==> flow/design.v <==
module pow_5_pipe
(
    input             clock,
    input      [17:0] n,
    output reg [17:0] n_pow_5
);
    reg [17:0] n_1, n_2, n_3;
    reg [17:0] n_pow_2, n_pow_3, n_pow_4;
    always @(posedge clock)
    begin
        n_1 <= n;
        n_2 <= n_1;
        n_3 <= n_2;
        n_pow_2 <= n * n;
        n_pow_3 <= n_pow_2 * n_1;
        n_pow_4 <= n_pow_3 * n_2;
        n_pow_5 <= n_pow_4 * n_3;
    end
endmodule
Subject: tool reports on pow_5_pipe

Hi,

Step by step through the tools: pow_5_pipe
Module pow_5_pipe before and after one edit of its RTL, step after step.
Lines under "original" count in the file above, lines under "edited" in the edited file.
"difference" is "edited" less "original", of the values as shown; "rel. change" is that difference over "original", in percent.
Operators carry their Yosys type and port widths (W data, S select, Z words).
Library cell names are shortened.
The mark -- stands for no value.

set-up
  design top = pow_5_pipe
  clock input = clock
  cell library = sky130hd
  timing corner = tt_025C_1v80

Diff
The edit as a unified diff against the file above.
A script made this edit. It changes what the design does and was not meant as an optimisation.

begin of diff
@@ -12,5 +12,5 @@
         n_2 <= n_1;
         n_3 <= n_2;
-        n_pow_2 <= n * n;
+        n_pow_2 <= n + n;
         n_pow_3 <= n_pow_2 * n_1;
         n_pow_4 <= n_pow_3 * n_2;
end of diff

Word-level counts
Yosys after proc, flatten, opt, wreduce and memory -nomap, before mapping. Enables and synchronous resets that opt folds into registers are not counted as muxes. Memory bits, and registers merged into a memory's read port (data or address), are not among the register bits. Print and check cells are not counted. Equal cells are merged and count once.

storage and ports
  element                          original  edited  difference  rel. change (%)
  register bits after elaboration  126       126     0           0.00
  input bits                       19        19      0           0.00
  output and inout bits            18        18      0           0.00
  cells after elaboration          11        11      0           0.00

cells by class
  element                original  edited  difference  rel. change (%)
  add/sub/neg operators  0         1       +1          --
  multipliers            4         3       -1          -25.00

operators with widths
  cell              original  edited  difference  rel. change (%)
  $mul A18 B18 Y18  4         3       -1          -25.00
  $add A18 B18 Y18  0         1       +1          --

Longest topological paths
Depth = most cells in a row (Yosys ltp): at word level without a register or memory, in the mapped netlist without a sequential cell, where the memories' decode and read muxes count.

logic depth
  element                        original  edited  difference  rel. change (%)
  depth in word-level cells      1         1       0           0.00
  ABC_AREA                       0         0       --          --
  depth in mapped cells          22        20      -2          -9.09
  gate-level depth less buffers  21        19      -2          -9.52

Mapped cells and area
The flow's flattened synthesis, as Yosys stat reports it; memories are mapped. The netlist is that of the ABC_AREA named above (0 if unset); the other value can give another one.

cells by type
  cell      original  edited  difference  rel. change (%)
  inv_1     623       420     -203        -32.58
  fa_1      412       251     -161        -39.08
  nand2_1   286       154     -132        -46.15
  and2_1    284       202     -82         -28.87
  ha_1      218       163     -55         -25.23
  xnor2_1   125       82      -43         -34.40
  dfxtp_1   122       99      -23         -18.85
  clkbuf_1  59        37      -22         -37.29
  xor2_1    31        19      -12         -38.71
  a21oi_1   28        17      -11         -39.29
  a21o_1    17        9       -8          -47.06
  o21a_1    11        3       -8          -72.73
  and2_2    0         7       +7          --
  o21ai_0   10        6       -4          -40.00
  buf_2     4         0       -4          -100.00
  o21bai_1  4         0       -4          -100.00
  xnor2_2   0         4       +4          --
  nor3_1    5         2       -3          -60.00

Not every row of either side is listed.

synthesis totals
  element                         original   edited     difference  rel. change (%)
  cells in the netlist            2,316      1,555      -761        -32.86
  chip area (Yosys) (mm²)         0.0211478  0.014285   -0.0068628  -32.45
  area of sequential cells (mm²)  0.0024423  0.0019819  -0.0004604  -18.85
  flip-flop cells                 122        99         -23         -18.85
  buffer cells                    63         38         -25         -39.68

Path before layout
OpenSTA on the mapped netlist: ideal clock, no wires. The path of least setup slack (recovery checks aside). Input and output delay are each 20% of the period. Register names are those of the netlist, which keeps one name where synthesis merged equal registers.

timing after synthesis
  element                              original              edited                difference  rel. change (%)
  path kind                            input-to-reg          reg-to-reg            --          --
  start point                          input n[3]            register n_pow_2[5]   --          --
  end point                            register n_pow_2[16]  register n_pow_3[17]  --          --
  clock period (ns)                    6.4                   6.4                   0.0         0.00
  input delay (ns)                     1.280                 --                    --          --
  setup time (ns)                      0.070                 0.121                 +0.051      --
  time at the first pin (ns)           1.280                 0.000                 -1.280      -100.00
  arrival time (ns)                    5.883                 4.921                 -0.962      -16.35
  data required time (ns)              6.330                 6.279                 -0.051      -0.81
  path slack (ns)                      0.447                 1.358                 +0.911      --
  delay of the path (ns)               4.673                 5.042                 +0.369      +7.90
  stages on the path                   18                    19                    +1          +5.56
  buffers on the path                  1                     1                     0           0.00
  period reached after synthesis (ns)  5.953                 5.042                 -0.911      -15.30

"delay of the path" = arrival - input delay + setup time.
"stages on the path" counts driving pins, that of a launching flip-flop among them; a cell with two outputs on the path counts twice.
"period reached after synthesis" is the clock period less the worst setup slack; recovery checks do not enter. This is arithmetic on one report: input and output delays are still those of the set period (20% each).
Between the ends stands the longest chain of elaborated cells between them, by number of cells; it is not shown to be the way that was timed. Of several equally long chains one is given.
A line is the first line of the expression or statement that the cell stems from. Yosys adds cells for indexed reads and writes and turns some case tables into memories.

between the ends, after synthesis, original
  cells stage by stage = clkbuf_1 and2_1 inv_1 fa_1 fa_1 inv_1 fa_1 fa_1 fa_1 inv_1 fa_1 inv_1 ha_1 or3_1 o21ai_0 a21oi_1 a41oi_1 a21boi_1
  length of the longest elaborated chain = 1
  elaborated cells between the ends (all ways) = 1
  source lines of those cells = 1
  those cells by class = mul: 1

ends and longest elaborated chain, after synthesis, original
  element           RTL line  RTL
  start, declared   4         input      [17:0] n,
  $mul A18 B18 Y18  14        n_pow_2 <= n * n;
  end, assigned     14
  end, declared     8         reg [17:0] n_pow_2, n_pow_3, n_pow_4;

between the ends, after synthesis, edited
  cells stage by stage = dfxtp_1 clkbuf_1 and2_1 inv_1 fa_1 fa_1 fa_1 fa_1 inv_1 fa_1 inv_1 fa_1 inv_1 ha_1 a21oi_1 nor3b_1 a21boi_0 a31oi_1 xnor2_1
  length of the longest elaborated chain = 1
  elaborated cells between the ends (all ways) = 1
  source lines of those cells = 1
  those cells by class = mul: 1

ends and longest elaborated chain, after synthesis, edited
  element           RTL line  RTL
  start, declared   8         reg [17:0] n_pow_2, n_pow_3, n_pow_4;
  start, assigned   14        n_pow_2 <= n + n;
  $mul A18 B18 Y18  15        n_pow_3 <= n_pow_2 * n_1;
  end, assigned     15
  end, declared     8

Timing after layout
Path of least setup slack in the final report of each run of set A (OpenROAD, finished layout, wires in). Where an end is a register, its clock arrival counts in the times.

timing post-layout
  element                     original              edited                difference  rel. change (%)
  path kind                   input-to-reg          reg-to-reg            --          --
  start point                 input n[8]            register n_pow_2[9]   --          --
  end point                   register n_pow_2[16]  register n_pow_3[17]  --          --
  clock period (ns)           6.23                  6.23                  0.00        0.00
  input delay (ns)            1.25                  --                    --          --
  setup time (ns)             0.06                  0.11                  +0.05       --
  time at the first pin (ns)  1.25                  0.36                  -0.89       -71.20
  arrival time (ns)           6.37                  5.68                  -0.69       -10.83
  data required time (ns)     6.64                  6.49                  -0.15       -2.26
  path slack (ns)             0.26                  0.81                  +0.55       --
  stages on the path          19                    18                    -1          -5.26
  buffers on the path         1                     0                     -1          -100.00

Between the ends stands the longest chain of elaborated cells between them, by number of cells; it is not shown to be the way that was timed. Of several equally long chains one is given.

between the ends, post-layout, original
  cells stage by stage = clkdlybuf4s50_1 nand2_1 inv_1 fa_1 inv_1 fa_1 fa_1 inv_1 fa_1 fa_1 inv_1 fa_1 inv_1 ha_1 or3_1 o21ai_0 a21oi_1 a41oi_1 a21boi_1
  length of the longest elaborated chain = 1
  elaborated cells between the ends (all ways) = 1
  source lines of those cells = 1
  those cells by class = mul: 1

ends and longest elaborated chain, post-layout, original
  element           RTL line  RTL
  start, declared   4         input      [17:0] n,
  $mul A18 B18 Y18  14        n_pow_2 <= n * n;
  end, assigned     14
  end, declared     8         reg [17:0] n_pow_2, n_pow_3, n_pow_4;

between the ends, post-layout, edited
  cells stage by stage = dfxtp_1 and2_1 inv_1 fa_1 fa_1 fa_1 fa_1 inv_1 fa_1 inv_1 fa_1 inv_1 ha_1 nand2_1 o21ai_0 a21boi_0 a31oi_1 xnor2_1
  length of the longest elaborated chain = 1
  elaborated cells between the ends (all ways) = 1
  source lines of those cells = 1
  those cells by class = mul: 1

ends and longest elaborated chain, post-layout, edited
  element           RTL line  RTL
  start, declared   8         reg [17:0] n_pow_2, n_pow_3, n_pow_4;
  start, assigned   14        n_pow_2 <= n + n;
  $mul A18 B18 Y18  15        n_pow_3 <= n_pow_2 * n_1;
  end, assigned     15
  end, declared     8

Measured runs
Both versions went through the flow (Yosys, OpenROAD) with the same settings in each pair. Constraints: input delay and output delay 20% of the set period each, output load 0.01 pF.

settings, set A
  period_ns = 6.23
  CAP_MARGIN = 20
  CORE_MARGIN = 2
  CORE_UTILIZATION = 40
  SLEW_MARGIN = 20

measured results, set A
  element                                    original   edited     difference  rel. change (%)
  Yosys chip area after synthesis (mm²)      0.0211478  0.014285   -0.0068628  -32.45
  total die area (mm²)                       0.0547256  0.0372394  -0.0174862  -31.95
  standard-cell area after layout (mm²)      0.023171   0.0154936  -0.0076774  -33.13
  utilization (%)                            44.2       43.8       -0.4        --
  smallest setup slack (ns)                  0.264      0.814      +0.550      --
  setup total negative slack (ns)            0.000      0.000      0.000       --
  worst hold slack in the final report (ns)  0.349      0.352      +0.003      --
  reached clock period (ns)                  5.966      5.416      -0.550      -9.22

settings, set B
  ABC_AREA = 0
  CAP_MARGIN = 40
  CORE_UTILIZATION = 38
  PLACE_DENSITY = 0.68
  SETUP_SLACK_MARGIN = 0.19
  period_ns = 4.34
  CORE_MARGIN = 2
  SLEW_MARGIN = 20

measured results, set B
  element                                    original   edited     difference  rel. change (%)
  Yosys chip area after synthesis (mm²)      0.0211478  0.014285   -0.0068628  -32.45
  total die area (mm²)                       0.0575544  0.0391585  -0.0183959  -31.96
  standard-cell area after layout (mm²)      0.0272123  0.0186179  -0.0085944  -31.58
  utilization (%)                            49.4       49.9       +0.5        --
  smallest setup slack (ns)                  -0.887     -0.533     +0.354      --
  setup total negative slack (ns)            -10.781    -4.121     +6.660      --
  worst hold slack in the final report (ns)  0.363      0.345      -0.018      --
  reached clock period (ns)                  5.227      4.873      -0.354      -6.77

By "reached clock period" is meant the clock period of the run minus its worst setup slack. This is arithmetic on one report: input and output delays are still those of the set period (20% each).

Regards
